==> flow/design.v <==
`timescale 1ns / 1ps
module Module_of_number
#(   
    parameter W_IN = 26,
    parameter W_OUT = 27
) (
    input  wire [W_IN -1:0 ] Input_a,
    input  wire [W_IN -1:0 ] Input_b,
    output wire [W_OUT-1:0 ] Output
);
wire  sign_a ;
wire  sign_b ;    
reg   [W_IN-1:0] module_a; 
reg   [W_IN-1:0] module_b;
assign  sign_a = Input_a[W_IN-1];
assign  sign_b = Input_b[W_IN-1];
always @* begin : async_proc
    case (sign_a)
        1'b0 : module_a =  Input_a;
        1'b1 : module_a = -Input_a;
    endcase
    case (sign_b)
        1'b0 : module_b =  Input_b;
        1'b1 : module_b = -Input_b;
    endcase
end
assign Output  = module_a + module_b;
endmodule
`timescale 1ns / 1ps
module EMA_Module
#(   
    parameter BWIDTH = 13,
    parameter DWIDTH = 27,
    parameter OUTWIDTH = 48   
) (
    input  wire clk,
    input  wire rst,
    input  wire [BWIDTH-1:0     ] Filter_Coefficient,
    input  wire [DWIDTH-1:0     ] Port_Data,
    input  wire                   Valid,
    output wire                   Valid_out_ema,
    output wire [OUTWIDTH-1:0   ] Filter_Out
);
reg        [DWIDTH-1:0]   Data;
reg        [BWIDTH-1:0]   Coeff_2;
reg        [BWIDTH-1:0]   Coeff_1;
reg signed [DWIDTH-1:0]   Pread; 
reg signed [OUTWIDTH-1:0] accum;
reg signed [OUTWIDTH-1:0] c;
reg Valid_1,Valid_2,Valid_3;
wire signed [DWIDTH+6:0] accum_shift ;
wire signed [DWIDTH-1:0] accum_raunding ;
assign accum_shift    = accum[OUTWIDTH-1:14   ];  
assign accum_raunding = accum_shift[DWIDTH-1:0];  
always @(posedge clk) begin
  if (rst) begin
    Data    <= 0;
    Coeff_1 <= 0;
    Coeff_2 <= 0;
    Pread   <= 0;
    accum   <= 0;
    c       <= 0;
    Valid_1 <= 1'b0;
    Valid_2 <= 1'b0;
    Valid_3 <= 1'b0;
  end else begin
    Valid_1 <= Valid;
    if (Valid) begin
        Data    <= Port_Data;
    end
    Coeff_1 <= Filter_Coefficient;
    Valid_2 <= Valid_1;
    Pread   <= $signed({1'b0,Data})  - accum_raunding;  
    Coeff_2 <= Coeff_1;
    if (Valid_2) begin
        accum   <= $signed({{5{1'b0}},Coeff_2}) * Pread + c;
        Valid_3 <= Valid_2;
    end
    if (Valid_3) begin
        c     <= accum;
    end
  end
end
assign Filter_Out = accum;
assign Valid_out_ema  = Valid_2;
endmodule
`timescale 1ns / 1ps
module Error
#(   
    parameter BWIDTH = 13,
    parameter AWIDTH = 27,
    parameter DWIDTH = 8,
    parameter OUTWIDTH = 48   
) (
    input  wire clk,
    input  wire rst,
    input  wire [BWIDTH-1:0     ] Error_Coefficient,
    input  wire [AWIDTH-1:0     ] Port_Data_A,
    input  wire [DWIDTH-1:0     ] R_level,
    input  wire                   Valid,
    output wire                   Valid_out_error,
    output wire [OUTWIDTH-1:0   ] Error_Out
);
reg signed [AWIDTH-1:0]   Data;
reg        [BWIDTH-1:0]   Coeff_2;
reg        [BWIDTH-1:0]   Coeff_1;
reg signed [DWIDTH-1:0]   Pread;
reg        [DWIDTH-1:0]   R_trig; 
reg signed [OUTWIDTH-1:0] accum;
reg signed [OUTWIDTH-1:0] c;
reg Valid_1,Valid_2;
always @(posedge clk) begin
  if (rst) begin
	R_trig  <= 0;
	Valid_1 <= 1'b0;
	Coeff_1 <= 0;
	Data    <= 0;
	Pread   <= 0;
	Valid_2 <= 1'b0;
	Coeff_2 <= 0;
	accum   <= 0;
	c       <= 0;
  end else begin
	R_trig  <= R_level;
	Valid_1 <= Valid;
	Coeff_1 <= Error_Coefficient;
	Data    <= Port_Data_A;
    Pread   <= $signed({1'b0,R_trig})  - Data;
	Valid_2 <= Valid_1;
	Coeff_2 <= Coeff_1;
	if (Valid_2) begin
		accum <= $signed({{5{1'b0}},Coeff_2}) * Pread + c;
	end
	c <= accum;
  end
end
assign Valid_out_error = Valid_2;
assign Error_Out = accum;
endmodule
`timescale 1ns / 1ps
module Test1
    #(   
    parameter W_IN        = 16,
    parameter W_IN_MODULE = 26,
    parameter BWIDTH      = 18,
    parameter FILTERWIDTH = 13,
    parameter AWIDTH      = 30,
    parameter DWIDTH      = 27,
    parameter DFWIDTH     = 18,
    parameter RWIDTH      = 8,
    parameter RFWIDTH     = 6,
    parameter DSPWIDTH    = 48,
    parameter MULTWIDTH   = DWIDTH + W_IN ,
    parameter RZEROS      = DFWIDTH - RFWIDTH,
    parameter W_OUT       = 16
) (
    input  wire clk,
    input  wire rst,
    input  wire [W_IN -1:0  	] s_chans_dataI,
    input  wire [W_IN -1:0  	] s_chans_dataQ,
    input  wire              	  s_chans_valid,
    input  wire [FILTERWIDTH-1:0] Filter_Coefficient,
    input  wire [FILTERWIDTH-1:0] Error_Coefficient,
    input  wire [RWIDTH-1:0     ] R_level,
    output wire              	  Valid_Out,
    output wire [W_IN_MODULE-1:0] OutputI,
    output wire [W_IN_MODULE-1:0] OutputQ
);
wire        [W_IN_MODULE:0] Module_Out;  
wire signed [DSPWIDTH-1:0 ] EMA_Out ;    
wire signed [DWIDTH+6:0   ] EMA_Out_Shift;  
wire signed [DWIDTH-1:0   ] EMA_Out_Round;  
wire        [DWIDTH-1:0   ] R_with_zeros;
wire signed [DSPWIDTH-1:0 ] Error_Out ;
wire signed [DWIDTH+6:0   ] Error_Out_Shift;  
wire signed [DWIDTH-1:0   ] Error_Out_Round;  
wire valid_connection,valid_error,valid_out_error;
reg   [0:0]  Valid_1,Valid_2;
reg  signed [W_IN-1:0       ] received_Qsignal;
reg  signed [W_IN-1:0       ] received_Isignal;
reg  signed [MULTWIDTH-1:0  ] first_Qmult;
reg  signed [MULTWIDTH-1:0  ] first_Imult;
wire signed [W_IN_MODULE-1:0] first_Qmult_round ;
wire signed [W_IN_MODULE-1:0] first_Imult_round ;
wire signed [W_IN-1:0       ] Satureted_real;
wire signed [W_IN-1:0       ] Satureted_imag;
reg  signed [W_IN_MODULE-1:0] Q_out_reg;
reg  signed [W_IN_MODULE-1:0] I_out_reg;
    assign Valid_Out  = valid_out_error;
    assign OutputQ    = Q_out_reg;
    assign OutputI    = I_out_reg;
always @(posedge clk) begin
  if (rst) begin
    received_Isignal <= 0;
    received_Qsignal <= 0;
    first_Imult      <= 0;
    first_Qmult      <= 0;
    Valid_1          <= 1'b0;
    Valid_2          <= 1'b0;
    I_out_reg        <= 0;
    Q_out_reg        <= 0;
  end else begin
    if(s_chans_valid) begin
        received_Isignal <= s_chans_dataI;  
        received_Qsignal <= s_chans_dataQ;  
    end
    first_Imult <= received_Isignal * Error_Out_Round;  
    first_Qmult <= received_Qsignal * Error_Out_Round;  
    Valid_1     <= s_chans_valid;
    Valid_2     <= Valid_1;
    if (Valid_Out)begin
        I_out_reg     <= first_Imult_round;  
        Q_out_reg     <= first_Qmult_round;  
    end
  end
 end
assign EMA_Out_Shift = EMA_Out[DSPWIDTH-1:14];  
assign EMA_Out_Round = EMA_Out_Shift[DWIDTH-1:0];  
assign R_with_zeros = {R_level,{RZEROS{1'b0}}};
assign Error_Out_Shift = Error_Out[DSPWIDTH-1:10];  
assign Error_Out_Round = Error_Out_Shift[DWIDTH-1:0];  
assign first_Imult_round = first_Imult[MULTWIDTH-1:17];  
assign first_Qmult_round = first_Qmult[MULTWIDTH-1:17];  
    Module_of_number #(
        .W_IN(W_IN_MODULE),  
        .W_OUT(W_IN_MODULE+1)  
    ) inst_Module_of_number (
        .Input_a   (first_Imult_round),
        .Input_b   (first_Qmult_round),
        .Output    (Module_Out)
    );
    EMA_Module #(
        .BWIDTH(FILTERWIDTH),  
        .DWIDTH(DWIDTH),  
        .OUTWIDTH(DSPWIDTH) 
    ) inst_EMA_Module (
        .clk  (clk),
        .rst  (rst),
        .Filter_Coefficient (Filter_Coefficient),
        .Port_Data (Module_Out) ,
        .Valid (Valid_2),
        .Valid_out_ema (valid_error),
        .Filter_Out (EMA_Out)
    );
    Error #(
        .BWIDTH(FILTERWIDTH),
        .AWIDTH(DWIDTH),
        .DWIDTH(DWIDTH),
        .OUTWIDTH(DSPWIDTH)
    ) inst_Error (
        .clk               (clk),
        .rst               (rst),
        .Error_Coefficient (Error_Coefficient),
        .Port_Data_A       (EMA_Out_Round),
        .R_level           (R_with_zeros),
        .Valid             (valid_error),
        .Valid_out_error   (valid_out_error),
        .Error_Out         (Error_Out)
    );
endmodule
From RTL to reports: Test1
Module Test1 before and after one edit of its RTL, step after step.
"before" refers to lines of the RTL above, "after" to lines of the edited file.
"delta": "after" minus "before" as printed here. "rel_change_pct": 100 x difference / "before".
Operators: Yosys type, input widths -> output width; for muxes data width and select width s.
Library cell names are shortened.
{ "inputs": {"top_module": "Test1", "clk_port": "clk", "cell_library": "sky130hd", "corner": "tt_025C_1v80"} }

The edit
Unified diff, file above to edited file.
A script made this edit. It changes what the design does and was not meant as an optimisation.
begin of diff
@@ -206,5 +206,5 @@
     end
     first_Imult <= received_Isignal * Error_Out_Round;  
-    first_Qmult <= received_Qsignal * Error_Out_Round;  
+    first_Qmult <= received_Qsignal + Error_Out_Round;  
     Valid_1     <= s_chans_valid;
     Valid_2     <= Valid_1;
end of diff

After elaboration
Source: Yosys, flattened and elaborated, memories not mapped. Widths are those after wreduce; folded enables and synchronous resets count as part of the registers. Registers that Yosys merges into a memory's read port (data or address) are not register bits. Print and check cells do not count. Equal cells are merged and count once.
{ "op_classes": {"columns": ["element", "before", "after", "delta", "rel_change_pct"], "rows": [
  ["add_sub_neg", 7, 8, 1, 14.29],
  ["mul", 4, 3, -1, -25.00],
  ["n_div", 0, 0, 0, null],
  ["cmp", 0, 0, 0, null],
  ["n_eq", 0, 0, 0, null],
  ["shifts", 0, 0, 0, null],
  ["mux", 2, 2, 0, 0.00],
  ["n_logic", 2, 2, 0, 0.00],
  ["reduce_logical", 0, 0, 0, null]
]} }
{ "op_table": {"columns": ["op", "before", "after", "delta", "rel_change_pct"], "rows": [
  ["$mul 16x27->43", 2, 1, -1, -50.00],
  ["$add 16x27->28", 0, 1, 1, null]
]} }
Operator kinds equal on both sides are left out: 8.
{ "word_totals": {"columns": ["element", "before", "after", "delta", "rel_change_pct"], "rows": [
  ["register_bits", 537, 537, 0, 0.00],
  ["latch_bits", 0, 0, 0, null],
  ["ram_bits", 0, 0, 0, null],
  ["romBits", 0, 0, 0, null],
  ["clocked_rd_ports_x_width", 0, 0, 0, null],
  ["memories", 0, 0, 0, null],
  ["input_bits", 69, 69, 0, 0.00]
]} }

Depth
Depth = most cells in a row (Yosys ltp): at word level without a register or memory, in the mapped netlist without a sequential cell, where the memories' decode and read muxes count.
{ "depth": {"columns": ["element", "before", "after", "delta", "rel_change_pct"], "rows": [
  ["ltp_word", 3, 3, 0, 0.00],
  ["ABC_AREA", "0", "0", null, null],
  ["depth_mapped", 40, 37, -3, -7.50],
  ["ltp_nobuf", 39, 35, -4, -10.26]
]} }

Mapped cells and area
The flow's flattened synthesis, as Yosys stat reports it; memories are mapped. The netlist is that of the ABC_AREA named above (0 if unset); the other value can give another one.
{ "by_type": {"columns": ["cell_type", "before", "after", "delta", "rel_change_pct"], "rows": [
  ["inv_1", 1660, 1234, -426, -25.66],
  ["fa_1", 1455, 1040, -415, -28.52],
  ["nand2_1", 1019, 755, -264, -25.91],
  ["and2_1", 624, 494, -130, -20.83],
  ["nor2_1", 472, 388, -84, -17.80],
  ["clkbuf_1", 354, 277, -77, -21.75],
  ["ha_1", 530, 455, -75, -14.15],
  ["dfxtp_1", 467, 437, -30, -6.42],
  ["xnor2_1", 237, 208, -29, -12.24],
  ["nand2b_1", 85, 59, -26, -30.59],
  ["a21oi_1", 209, 189, -20, -9.57],
  ["mux2i_1", 190, 170, -20, -10.53],
  ["o21bai_1", 41, 23, -18, -43.90],
  ["a21o_1", 95, 111, 16, 16.84],
  ["nand4_1", 13, 29, 16, 123.08],
  ["xor2_1", 93, 78, -15, -16.13],
  ["buf_4", 0, 15, 15, null],
  ["o21ai_0", 126, 112, -14, -11.11]
]} }
Cell types equal on both sides are left out: 9.
Not every row of either side is listed.
{ "mapped": {"columns": ["element", "before", "after", "delta", "rel_change_pct"], "rows": [
  ["cells", 8258, 6680, -1578, -19.11],
  ["yosys_area_mm2", 0.0743388, 0.0599575, -0.0143813, -19.35],
  ["flip_flops", 467, 437, -30, -6.42],
  ["buf_cells", 381, 307, -74, -19.42]
]} }
By module: a second synthesis without flattening, with its own total; a netlist apart from the flattened one above.
{ "hier_totals": {"columns": ["element", "before", "after", "delta", "rel_change_pct"], "rows": [
  ["cells_unflattened", 8959, 7284, -1675, -18.70],
  ["hier_area_mm2", 0.0815807, 0.0665513, -0.0150294, -18.42]
]} }
Rows give one instance, submodules left out.
{ "by_module_before": {"columns": ["module", "instances", "n_cells", "mod_area_mm2", "seq_area_mm2"], "rows": [
  ["Test1", 1, 3793, 0.0343554, 0.0027626],
  ["EMA_Module", 1, 2474, 0.0226092, 0.0035834],
  ["Error", 1, 2345, 0.0222789, 0.0041039],
  ["Module_of_number", 1, 347, 0.0023372, 0]
]} }
{ "by_module_after": {"columns": ["module", "instances", "n_cells", "mod_area_mm2", "seq_area_mm2"], "rows": [
  ["EMA_Module", 1, 2472, 0.0226692, 0.0035834],
  ["Error", 1, 2345, 0.0222789, 0.0041039],
  ["Test1", 1, 2120, 0.019266, 0.0021621],
  ["Module_of_number", 1, 347, 0.0023372, 0]
]} }

Worst setup path after synthesis
Source: OpenSTA report_checks on the synthesized netlist (no wires, ideal clock, input and output delay 20% of the period each), path of least setup slack; recovery checks are left aside. Register names are those of the netlist, which keeps one name where synthesis merged equal registers.
{ "synth_timing": {"columns": ["element", "before", "after", "delta", "rel_change_pct"], "rows": [
  ["path_kind", "reg-to-reg", "reg-to-reg", null, null],
  ["startpoint", "register inst_Error.Coeff_2[2]", "register inst_Error.Coeff_2[5]", null, null],
  ["endpoint", "register inst_Error.accum[35]", "register inst_Error.accum[36]", null, null],
  ["clock_period_ns", 10.0, 10.0, 0.0, 0.00],
  ["setup_time_ns", 0.124, 0.133, 0.009, null],
  ["arrival_time_ns", 7.792, 8.002, 0.210, 2.70],
  ["required_ns", 9.876, 9.867, -0.009, -0.09],
  ["slack_ns", 2.085, 1.865, -0.220, null],
  ["path_delay_ns", 7.916, 8.135, 0.219, 2.77],
  ["path_stages", 40, 35, -5, -12.50],
  ["period_less_setup_slack_ns", 7.915, 8.135, 0.220, 2.78]
]} }
"path_delay_ns" = arrival - input delay + setup time.
"path_stages": output pins that drive a net of the path, with the launching flip-flop's if there is one; two outputs of one cell count as two.
"period_less_setup_slack_ns" = period - worst setup slack (recovery checks aside). The figure is calculated, with input and output delays left at 20% of the set period.
Between the ends stands the longest chain of elaborated cells between them, by number of cells; it is not shown to be the way that was timed. Of several equally long chains one is given.
A line is the first line of the expression or statement that the cell stems from. Yosys adds cells for indexed reads and writes and turns some case tables into memories.
{ "synth_via_before": {"cell_sequence": "dfxtp_1 -> clkbuf_1 -> and2_1 -> fa_1 -> inv_1 -> fa_1 -> inv_1 -> fa_1 -> inv_1 -> fa_1 -> inv_1 -> fa_1 -> inv_1 -> fa_1 -> inv_1 -> ha_1 -> or4_1 -> o22a_1 -> (+4 left out) -> a21o_1 -> a21oi_1 -> o21bai_1 -> a21oi_1 -> xnor2_1 -> ha_1 -> a21o_1 -> a21o_1 -> a21o_1 -> o21bai_1 -> a32oi_1 -> o211ai_1 -> o21ai_0 -> o21ba_2 -> nor2_1 -> a21oi_1 -> xnor2_1 -> o21ai_0", "elab_chain_cells": 2} }
{ "synth_lines_before": {"columns": ["element", "line", "rtl"], "rows": [
  ["start: declaration", 105, "reg        [BWIDTH-1:0]   Coeff_2;"],
  ["start: assignment", 120, "Coeff_2 <= 0;"],
  ["start: assignment", 130, "Coeff_2 <= Coeff_1;"],
  ["$mul 14x27->41", 132, "accum <= $signed({{5{1'b0}},Coeff_2}) * Pread + c;"],
  ["$add 48x48->48", 132, null],
  ["end: assignment", 121, "accum <= 0;"],
  ["end: assignment", 132, null],
  ["end: declaration", 109, "reg signed [OUTWIDTH-1:0] accum;"]
]} }
{ "synth_via_after": {"cell_sequence": "dfxtp_1 -> clkbuf_1 -> clkbuf_1 -> nand2_1 -> fa_1 -> fa_1 -> inv_1 -> fa_1 -> fa_1 -> fa_1 -> inv_1 -> fa_1 -> inv_1 -> ha_1 -> clkbuf_1 -> a21oi_1 -> o21ai_0 -> o2bb2ai_1 -> a31oi_1 -> nand2b_1 -> o21ai_0 -> o21a_1 -> nor2_1 -> o21ai_0 -> xor2_1 -> ha_1 -> and3_1 -> nand4_1 -> or3_1 -> o21ai_1 -> a311oi_2 -> nor4b_1 -> nor4_1 -> and3_1 -> nor4_2", "elab_chain_cells": 2} }
{ "synth_lines_after": {"columns": ["element", "line", "rtl"], "rows": [
  ["start: declaration", 105, "reg        [BWIDTH-1:0]   Coeff_2;"],
  ["start: assignment", 120, "Coeff_2 <= 0;"],
  ["start: assignment", 130, "Coeff_2 <= Coeff_1;"],
  ["$mul 14x27->41", 132, "accum <= $signed({{5{1'b0}},Coeff_2}) * Pread + c;"],
  ["$add 48x48->48", 132, null],
  ["end: assignment", 121, "accum <= 0;"],
  ["end: assignment", 132, null],
  ["end: declaration", 109, "reg signed [OUTWIDTH-1:0] accum;"]
]} }

Worst path after layout
From the final timing report of each run of pair 1: the path of least setup slack in the routed layout; clock arrival at registers is part of the times.
{ "layout_timing": {"columns": ["element", "before", "after", "delta", "rel_change_pct"], "rows": [
  ["path_kind", "reg-to-reg", "reg-to-reg", null, null],
  ["startpoint", "register inst_Error.Coeff_2[3]", "register inst_Error.Coeff_2[4]", null, null],
  ["endpoint", "register inst_Error.accum[36]", "register inst_Error.accum[36]", null, null],
  ["clock_period_ns", 10.0, 10.0, 0.0, 0.00],
  ["setup_time_ns", 0.14, 0.15, 0.01, null],
  ["arrival_time_ns", 9.76, 9.67, -0.09, -0.92],
  ["required_ns", 10.57, 10.51, -0.06, -0.57],
  ["slack_ns", 0.80, 0.84, 0.04, null],
  ["path_stages", 33, 33, 0, 0.00]
]} }
Between the ends stands the longest chain of elaborated cells between them, by number of cells; it is not shown to be the way that was timed. Of several equally long chains one is given.
{ "layout_via_before": {"cell_sequence": "dfxtp_1 -> and2_1 -> fa_1 -> inv_1 -> fa_1 -> inv_1 -> fa_1 -> fa_1 -> fa_1 -> inv_1 -> fa_1 -> inv_1 -> ha_1 -> o21ai_0 -> a21oi_1 -> and3_1 -> a31oi_1 -> o211ai_1 -> a211oi_1 -> o21bai_1 -> xor2_1 -> ha_1 -> a21oi_1 -> o21ai_0 -> a21oi_1 -> nor2_1 -> a2111oi_0 -> o31a_1 -> o21bai_1 -> a211oi_1 -> xnor3_1 -> mux2i_1 -> nor2_1", "elab_chain_cells": 2} }
{ "layout_lines_before": {"columns": ["element", "line", "rtl"], "rows": [
  ["start: declaration", 105, "reg        [BWIDTH-1:0]   Coeff_2;"],
  ["start: assignment", 120, "Coeff_2 <= 0;"],
  ["start: assignment", 130, "Coeff_2 <= Coeff_1;"],
  ["$mul 14x27->41", 132, "accum <= $signed({{5{1'b0}},Coeff_2}) * Pread + c;"],
  ["$add 48x48->48", 132, null],
  ["end: assignment", 121, "accum <= 0;"],
  ["end: assignment", 132, null],
  ["end: declaration", 109, "reg signed [OUTWIDTH-1:0] accum;"]
]} }
{ "layout_via_after": {"cell_sequence": "dfxtp_1 -> and2_1 -> fa_1 -> inv_1 -> fa_1 -> inv_1 -> fa_1 -> fa_1 -> fa_1 -> inv_1 -> fa_1 -> inv_1 -> ha_1 -> a21oi_1 -> o21ai_0 -> o2bb2ai_1 -> a31oi_1 -> nand2b_1 -> o21ai_0 -> o21a_1 -> nor2_1 -> o21ai_0 -> xor2_1 -> ha_1 -> and3_1 -> nand4_1 -> or3_1 -> o21ai_1 -> a311oi_2 -> nor4b_1 -> nor4_1 -> and3_1 -> nor4_2", "elab_chain_cells": 2} }
{ "layout_lines_after": {"columns": ["element", "line", "rtl"], "rows": [
  ["start: declaration", 105, "reg        [BWIDTH-1:0]   Coeff_2;"],
  ["start: assignment", 120, "Coeff_2 <= 0;"],
  ["start: assignment", 130, "Coeff_2 <= Coeff_1;"],
  ["$mul 14x27->41", 132, "accum <= $signed({{5{1'b0}},Coeff_2}) * Pread + c;"],
  ["$add 48x48->48", 132, null],
  ["end: assignment", 121, "accum <= 0;"],
  ["end: assignment", 132, null],
  ["end: declaration", 109, "reg signed [OUTWIDTH-1:0] accum;"]
]} }

Layout results
Runs of the flow (Yosys, OpenROAD) on both versions; the two runs of a pair have the same settings. The constraints put input and output delay at 20% of the set period each and load the outputs with 0.01 pF.
{ "flow_settings_pair_1": {"CORE_UTILIZATION": 40, "period_ns": 10.0, "CAP_MARGIN": 20, "CORE_MARGIN": 2, "SLEW_MARGIN": 20} }
{ "measured_pair_1": {"columns": ["element", "before", "after", "delta", "rel_change_pct"], "rows": [
  ["synthesis_area_mm2", 0.0743388, 0.0599575, -0.0143813, -19.35],
  ["dieArea_mm2", 0.189312, 0.153006, -0.036306, -19.18],
  ["cell_area_final_mm2", 0.0801982, 0.0650674, -0.0151308, -18.87],
  ["ws_setup_ns", 0.803, 0.841, 0.038, null],
  ["setup_tns_ns", 0.000, 0.000, 0.000, null],
  ["fin_hold_ws_ns", 0.434, 0.433, -0.001, null]
]} }
{ "flow_settings_pair_2": {"ABC_AREA": 0, "CAP_MARGIN": 0, "CORE_ASPECT_RATIO": 1.02, "CORE_UTILIZATION": 63, "MIN_ROUTING_LAYER": "met1", "PLACE_DENSITY_LB_ADDON": 0.11, "SLEW_MARGIN": 10, "period_ns": 7.79, "CORE_MARGIN": 2} }
{ "measured_pair_2": {"columns": ["element", "before", "after", "delta", "rel_change_pct"], "rows": [
  ["synthesis_area_mm2", 0.0743388, 0.0599575, -0.0143813, -19.35],
  ["dieArea_mm2", 0.120762, 0.0976532, -0.0231088, -19.14],
  ["cell_area_final_mm2", 0.0846224, 0.0700947, -0.0145277, -17.17],
  ["ws_setup_ns", -0.306, -0.262, 0.044, null],
  ["setup_tns_ns", -1.073, -1.163, -0.090, null],
  ["fin_hold_ws_ns", 0.400, 0.434, 0.034, null]
]} }
